==> flow/design.v <==
`timescale 1ns / 1ps
module cordic_sin_cos#(
 parameter OUT_WIDTH = 16,
 parameter OUT_REGISTER_EN = 1,
 parameter K = 16'h4DBA
)(
 input                       clk,
 input                       rst_n,
 input  [19:0]               angle,
 output [OUT_WIDTH-1:0]      cos_o,
 output [OUT_WIDTH-1:0]      sin_o
    );
    localparam OUT_WIDTH_EXP = 4;
    localparam K_EXP = {K,{OUT_WIDTH_EXP{1'b0}}};
    localparam ITERATION_NUM = OUT_WIDTH;
    localparam [16*21-1:0] actan_table =  { 21'h20000,21'h12E40,21'h09FB4,21'h05111,
                                            21'h028B1,21'h0145D,21'h00A2F,21'h00518,
                                            21'h0028C,21'h00146,21'h000A3,21'h00051,
                                            21'h00029,21'h00014,21'h0000A,21'h00005};
    reg  signed [OUT_WIDTH+OUT_WIDTH_EXP:0]   real_x[0:ITERATION_NUM];
    reg  signed [OUT_WIDTH+OUT_WIDTH_EXP:0]   imag_y[0:ITERATION_NUM];
    reg  signed [20:0]                        angl_z[0:ITERATION_NUM];
    wire        [1:0]                         quadrant;
    reg  signed [OUT_WIDTH+OUT_WIDTH_EXP:0]   init_x;
    reg  signed [OUT_WIDTH+OUT_WIDTH_EXP:0]   init_y;
    reg  signed [20:0]                        init_z;
    assign quadrant = angle[19:18];
    always @(quadrant,angle) begin
        case (quadrant)
            2'b00:begin
                init_x = K_EXP;
                init_y = 0;
                init_z = {1'b0,angle};
            end
            2'b01:begin
                init_x = -K_EXP;
                init_y = 0;
                init_z = {3'b111,angle[17:0]};
            end
            2'b10: begin
                init_x = -K_EXP;
                init_y = 0;
                init_z = {3'b000,angle[17:0]};
            end
            2'b11:begin
                init_x = K_EXP;
                init_y = 0;
                init_z = {1'b1,angle};
            end
            default:begin
                init_x = 0;
                init_y = 0;
                init_z = 0;
            end
        endcase
    end
    always@(posedge clk or negedge rst_n)  
    begin
        if(rst_n == 1'b0)begin
            real_x[0] <= 'h0;
            imag_y[0] <= 'h0;
            angl_z[0] <= 'h0;
        end else begin
            real_x[0] <= init_x;
            imag_y[0] <= init_y;
            angl_z[0] <= init_z;
        end
    end
    genvar i;
    generate
        for (i = 1 ; i <= ITERATION_NUM; i= i + 1)
        begin: iter
                always@(posedge clk or negedge rst_n)  
                    begin
                        if(rst_n == 1'b0)begin
                            real_x[i] <= 'h0;
                            imag_y[i] <= 'h0;
                            angl_z[i] <= 'h0;
                        end else if(angl_z[i-1][20]==1'b1)begin  
                            real_x[i] <= real_x[i-1] + ( imag_y[i-1]>>>(i-1) );
                            imag_y[i] <= imag_y[i-1] - ( real_x[i-1]>>>(i-1) );
                            angl_z[i] <= angl_z[i-1] + $signed(actan_table[(21*(16-i+1)-1)-:21]);
                        end else begin
                            real_x[i] <= real_x[i-1] - ( imag_y[i-1]>>>(i-1) );
                            imag_y[i] <= imag_y[i-1] + ( real_x[i-1]>>>(i-1) );
                            angl_z[i] <= angl_z[i-1] - $signed(actan_table[(21*(16-i+1)-1)-:21]);
                        end
                    end
        end
    endgenerate
    wire [OUT_WIDTH:0]   real_x_cut;
    wire [OUT_WIDTH:0]   imag_y_cut;
    reg  [OUT_WIDTH-1:0] cos_over_pro;
    reg  [OUT_WIDTH-1:0] sin_over_pro;
    assign real_x_cut = real_x[ITERATION_NUM][OUT_WIDTH+OUT_WIDTH_EXP:OUT_WIDTH_EXP];
    assign imag_y_cut = imag_y[ITERATION_NUM][OUT_WIDTH+OUT_WIDTH_EXP:OUT_WIDTH_EXP];
    always@(*)begin
            case(real_x_cut[OUT_WIDTH:OUT_WIDTH-1])
                2'b00:cos_over_pro = real_x_cut[OUT_WIDTH-1:0];
                2'b01:cos_over_pro = {1'b0,{(OUT_WIDTH-1){1'b1}}};
                2'b10:cos_over_pro = {1'b1,{(OUT_WIDTH-2){1'b0}},1'b1};
                2'b11:cos_over_pro = real_x_cut[OUT_WIDTH-1:0];
                default:cos_over_pro = real_x_cut[OUT_WIDTH-1:0];
            endcase
    end
    always@(*)begin
            case(imag_y_cut[OUT_WIDTH:OUT_WIDTH-1])
                2'b00:sin_over_pro = imag_y_cut[OUT_WIDTH-1:0];
                2'b01:sin_over_pro = {1'b0,{(OUT_WIDTH-1){1'b1}}};
                2'b10:sin_over_pro = {1'b1,{(OUT_WIDTH-2){1'b0}},1'b1};
                2'b11:sin_over_pro = imag_y_cut[OUT_WIDTH-1:0];
                default:sin_over_pro = imag_y_cut[OUT_WIDTH-1:0];
            endcase
    end
    generate if (OUT_REGISTER_EN == 1'b1) begin:reg_out
        reg [OUT_WIDTH-1:0] cos_r;
        reg [OUT_WIDTH-1:0] sin_r;
        always@(posedge clk or negedge rst_n) begin
            if(rst_n == 1'b0)begin
                cos_r <= 'h0;
                sin_r <= 'h0;
            end else begin
                cos_r <= cos_over_pro;
                sin_r <= sin_over_pro;
            end
        end
        assign cos_o = cos_r;
        assign sin_o = sin_r;
    end else begin:no_reg_out
        assign cos_o = cos_over_pro;
        assign sin_o = sin_over_pro;
    end
    endgenerate
endmodule
`timescale 1ns / 1ps
module cordic_dds #(
 parameter OUT_WIDTH = 16,
 parameter OUT_REGISTER_EN = 1,
 parameter FREQ_WORD_INIITIAL = 32'h6D3A06,  
 parameter PHASE_WORD_INIITIAL = 0,
 parameter K = 16'h4DBA
)(
 input                      clk,
 input                      rst_n,
 input                      cfg_vld,
 input      [31:0]          cfg_freq_word,
 input      [31:0]          cfg_phase_word,
 output reg                 sig_vld_o,
 output     [OUT_WIDTH-1:0] sin_o,
 output     [OUT_WIDTH-1:0] cos_o
    );
 localparam PRO_DELAY = OUT_WIDTH + OUT_REGISTER_EN;
 reg [31:0] phase_accum;  
 reg [31:0] add_freq_wd;
 reg [4:0]  pro_cnt;
 always@(posedge clk or negedge rst_n)  
 begin
     if(rst_n == 1'b0)begin
         phase_accum <= PHASE_WORD_INIITIAL;
         add_freq_wd <= FREQ_WORD_INIITIAL;
     end else if(cfg_vld == 1'b1)begin 
         phase_accum <= cfg_phase_word;
         add_freq_wd <= cfg_freq_word;
     end else begin
         phase_accum <=  phase_accum + add_freq_wd;
     end
 end
 always@(posedge clk or negedge rst_n)  
 begin
     if(rst_n == 1'b0)begin
         pro_cnt <= 'h0;
         sig_vld_o <= 1'b0;
     end else if(pro_cnt == PRO_DELAY) begin
         pro_cnt <=  pro_cnt;
         sig_vld_o <= 1'b1;
     end else begin
         pro_cnt <=  pro_cnt + 1'b1;
         sig_vld_o <= 1'b0;
     end
 end
 cordic_sin_cos #(
 .OUT_WIDTH (OUT_WIDTH),
 .OUT_REGISTER_EN(OUT_REGISTER_EN),
 .K(K)
 )cordic_sin_cos_inst(
 .clk    (clk),
 .rst_n  (rst_n),
 .angle  (phase_accum[31:12]),
 .cos_o  (cos_o),
 .sin_o  (sin_o)
  );
endmodule
# Reports on cordic_dds
# What the tools print for cordic_dds, step after step.
# Lines are those of the file above, counted from 1.
# Operators: Yosys type, input widths -> output width; for muxes data width and select width s.
# The mark - stands for no value.
# design
design	cordic_dds
clock	clk
library	sky130hd
lib_corner	tt_025C_1v80

# Word level
# Counts by Yosys on the flattened word-level netlist (proc, flatten, opt, wreduce). Print and check cells are left out. Cells with the same type and inputs are merged into one.
# op_classes
addsub	95
multipliers	0
n_div	0
compare	0
n_eq	10
shift	0
muxes	54
bitwise	0
reduce_logical	8
# ops
operator	count
$mux 21	48
$pmux 16 s3	2
$pmux 21 s4	1
$add 21x10->21	2
$sub 21x10->21	2
$add 21x11->21	2
$sub 21x11->21	2
$add 21x12->21	2
$sub 21x12->21	2
$add 21x13->21	2
$sub 21x13->21	2
$add 21x14->21	2
$sub 21x14->21	2
$add 21x15->21	2
$sub 21x15->21	2
$add 21x16->21	2
$sub 21x16->21	2
$add 21x17->21	2
$sub 21x17->21	2
$add 21x18->21	2
$sub 21x18->21	2
$add 21x19->21	2
$sub 21x19->21	2
$add 21x20->21	2
$sub 21x20->21	2
$sub 21x21->21	2
$add 21x6->21	2
$sub 21x6->21	2
# Other operator kinds: 48; their cells: 66.
# word_totals
reg_bits	1152
latch_bits	0
ramBits	0
mem_bits_ro	0
clocked_rd_ports_x_width	0
n_memories	0
inputBits	67
output_inout_bits	33

# Depth
# Longest topological path by Yosys (ltp), each cell counted once; first at word level (registers and memories cut), then after technology mapping (sequential cells cut; the memories' decode and read muxes count).
# depth
ltp_word	3
ABC_AREA	0
mapped_depth	17

# After synthesis
# Source: synth_stat.txt of the flow (Yosys; design flattened, memories mapped). It holds for the ABC_AREA given above (unset counts as 0); a run with the other value may have another netlist.
# synth_totals
cell_count	8052
synth_area_mm2	0.0752059
sequential_area_mm2	0.0260637
ff_cells	1041
buf_cells	119
# types
type	count	type_area_um2
sky130_fd_sc_hd__dfrtp_1	1030	2.58E+04
sky130_fd_sc_hd__ha_1	975	12199.2
sky130_fd_sc_hd__xnor2_1	691	6.05E+03
sky130_fd_sc_hd__a21oi_1	797	3.99E+03
sky130_fd_sc_hd__xor2_1	326	2.86E+03
sky130_fd_sc_hd__nor2_1	669	2.51E+03
sky130_fd_sc_hd__a21o_1	302	2.27E+03
sky130_fd_sc_hd__o21ai_0	396	1.98E+03
sky130_fd_sc_hd__inv_1	457	1.72E+03
sky130_fd_sc_hd__nand2_1	443	1.66E+03
sky130_fd_sc_hd__nor3_1	257	1.29E+03
sky130_fd_sc_hd__mux2_2	79	889.603
sky130_fd_sc_hd__fa_1	40	800.768
sky130_fd_sc_hd__nand3_1	147	735.706
sky130_fd_sc_hd__o21bai_1	96	720.691
sky130_fd_sc_hd__o21a_1	81	608.083
sky130_fd_sc_hd__mux2i_1	60	600.576
sky130_fd_sc_hd__nand2b_1	84	525.504
# Other cell types: 71; their cells: 1122.
# The figures by module come from a second, unflattened synthesis with its own total; it is not the netlist above.
# unflattened
cells_unflattened	7977
hier_area_mm2	0.0755525
# Each row is one instance without its submodules.
# by_module
mod	instances	n_cells	mod_area_mm2	seq_area_mm2
cordic_sin_cos	1	7517	0.0710444	0.0242983
cordic_dds	1	460	0.0045081	0.0017654

# Timing after synthesis
# Path of least setup slack by OpenSTA after synthesis, without wires, with an ideal clock, recovery checks aside; 20% of the period is set as input and as output delay. Where synthesis merged equal registers, the netlist keeps one of their names.
# synth_path
path_type	flip-flop to flip-flop
from	reg cordic_sin_cos_inst.angl_z[6][20]
to	reg cordic_sin_cos_inst.imag_y[7][17]
period_ns	5.0
arrival_ns	3.442
path_slack_ns	1.468
path_delay_ns	3.532
stages	14
synth_period_reached_ns	3.532
# "path_delay_ns" is the arrival time less input delay plus setup time.
# "stages" counts driving pins, that of a launching flip-flop among them; a cell with two outputs on the path counts twice.
# "synth_period_reached_ns" is the clock period less the worst setup slack; recovery checks do not enter. This is arithmetic on one report: input and output delays are still those of the set period (20% each).
# The rows between start and end are the longest chain of elaborated cells between them; the timing report does not say that the signal goes this way. Where chains are equally long, one stands for them.
# Each line given opens the expression or statement behind the cell; cells for indexed reads and writes are added by Yosys, which also makes memories of some case tables.
# At most two assigning lines are given for a register; there are more.
# synth_between
path_cell_list	sky130_fd_sc_hd__dfrtp_1 sky130_fd_sc_hd__clkbuf_1 sky130_fd_sc_hd__clkbuf_1 sky130_fd_sc_hd__mux2i_1 sky130_fd_sc_hd__ha_1 sky130_fd_sc_hd__nor2b_1 sky130_fd_sc_hd__o21ai_0 sky130_fd_sc_hd__a21boi_0 sky130_fd_sc_hd__o21ai_1 sky130_fd_sc_hd__a211oi_1 sky130_fd_sc_hd__o32ai_1 sky130_fd_sc_hd__o31ai_1 sky130_fd_sc_hd__a2111o_1 sky130_fd_sc_hd__o2111ai_1
elab_chain_cells	1
# synth_lines
element	line_no	source
from (decl)	22	reg  signed [20:0]                        angl_z[0:ITERATION_NUM];
from (assign)	82	angl_z[i] <= angl_z[i-1] + $signed(actan_table[(21*(16-i+1)-1)-:21]);
from (assign)	86	angl_z[i] <= angl_z[i-1] - $signed(actan_table[(21*(16-i+1)-1)-:21]);
$mux 21	79	end else if(angl_z[i-1][20]==1'b1)begin
to (assign)	81	imag_y[i] <= imag_y[i-1] - ( real_x[i-1]>>>(i-1) );
to (assign)	85	imag_y[i] <= imag_y[i-1] + ( real_x[i-1]>>>(i-1) );
to (decl)	21	reg  signed [OUT_WIDTH+OUT_WIDTH_EXP:0]   imag_y[0:ITERATION_NUM];

# Timing after layout
# From the final timing report of flow run A: the path of least setup slack in the routed layout; clock arrival at registers is part of the times.
# layout_path
path_type	flip-flop to flip-flop
from	reg cordic_sin_cos_inst.angl_z[4][20]
to	reg cordic_sin_cos_inst.angl_z[5][20]
period_ns	5.0
arrival_ns	4.74
path_slack_ns	0.85
stages	12
# The rows between start and end are the longest chain of elaborated cells between them; the timing report does not say that the signal goes this way. Where chains are equally long, one stands for them.
# At most two assigning lines are given for a register; there are more.
# layout_between
path_cell_list	sky130_fd_sc_hd__dfrtp_1 sky130_fd_sc_hd__inv_1 sky130_fd_sc_hd__buf_4 sky130_fd_sc_hd__ha_1 sky130_fd_sc_hd__a21oi_2 sky130_fd_sc_hd__o21ai_1 sky130_fd_sc_hd__a211oi_1 sky130_fd_sc_hd__o31a_1 sky130_fd_sc_hd__o21bai_1 sky130_fd_sc_hd__a2111o_1 sky130_fd_sc_hd__a31o_2 sky130_fd_sc_hd__a31oi_1
elab_chain_cells	2
# layout_lines
element	line_no	source
from (decl)	22	reg  signed [20:0]                        angl_z[0:ITERATION_NUM];
from (assign)	82	angl_z[i] <= angl_z[i-1] + $signed(actan_table[(21*(16-i+1)-1)-:21]);
from (assign)	86	angl_z[i] <= angl_z[i-1] - $signed(actan_table[(21*(16-i+1)-1)-:21]);
$sub 21x15->21	86
$mux 21	79	end else if(angl_z[i-1][20]==1'b1)begin
to (assign)	82
to (assign)	86
to (decl)	22

# Settings and measured results of 3 stored flow runs for module cordic_dds (sky130hd), not sorted in any way. The constraints put input and output delay at 20% of the set period each and load the outputs with 0.01 pF.
# "achieved_period_ns" = clock period - worst setup slack. The figure is calculated, with input and output delays left at 20% of the set period.
# By "timing.worst_path_ns" is meant the share of the clock period that the worst setup path is allowed (20% is reserved at inputs, 20% at outputs), minus its slack. Clock arrival times at its registers enter into it.
# Among the settings, - means not set for that run.
run name	CORE_MARGIN	SETUP_SLACK_MARGIN	period_ns	CAP_MARGIN	CORE_UTILIZATION	SLEW_MARGIN	CELL_PAD_IN_SITES_DETAIL_PLACEMENT	CORE_ASPECT_RATIO	CTS_CLUSTER_SIZE	MAX_ROUTING_LAYER	CELL_PAD_IN_SITES_GLOBAL_PLACEMENT	CTS_CLUSTER_DIAMETER	GPL_ROUTABILITY_DRIVEN	MIN_ROUTING_LAYER	PLACE_DENSITY_LB_ADDON	fin_tns_ns	total_die_area_mm2	final_cell_area_mm2	achieved_period_ns	setup_worst_slack_ns	synthArea_mm2	timing.worst_path_ns	worst_setup_path_type	layout_utilization_pct
flow run A	3	0.1	5.0	20	40	20	-	-	-	-	-	-	-	-	-	0.000	0.193253	0.0836515	4.154	0.846	0.0752059	4.15	flip-flop to flip-flop	44.9
flow run B	3	0.1	5.0	5	19	20	1	1.11	16	met4	-	-	-	-	-	0.000	0.403414	0.0866406	4.260	0.740	0.0752059	4.26	flip-flop to flip-flop	22.1
flow run C	2	0.46	3.08	20	18	20	-	-	30	-	1	39	0	met2	0.16	-18.024	0.422994	0.121873	3.537	-0.457	0.0752059	3.54	flip-flop to flip-flop	29.3
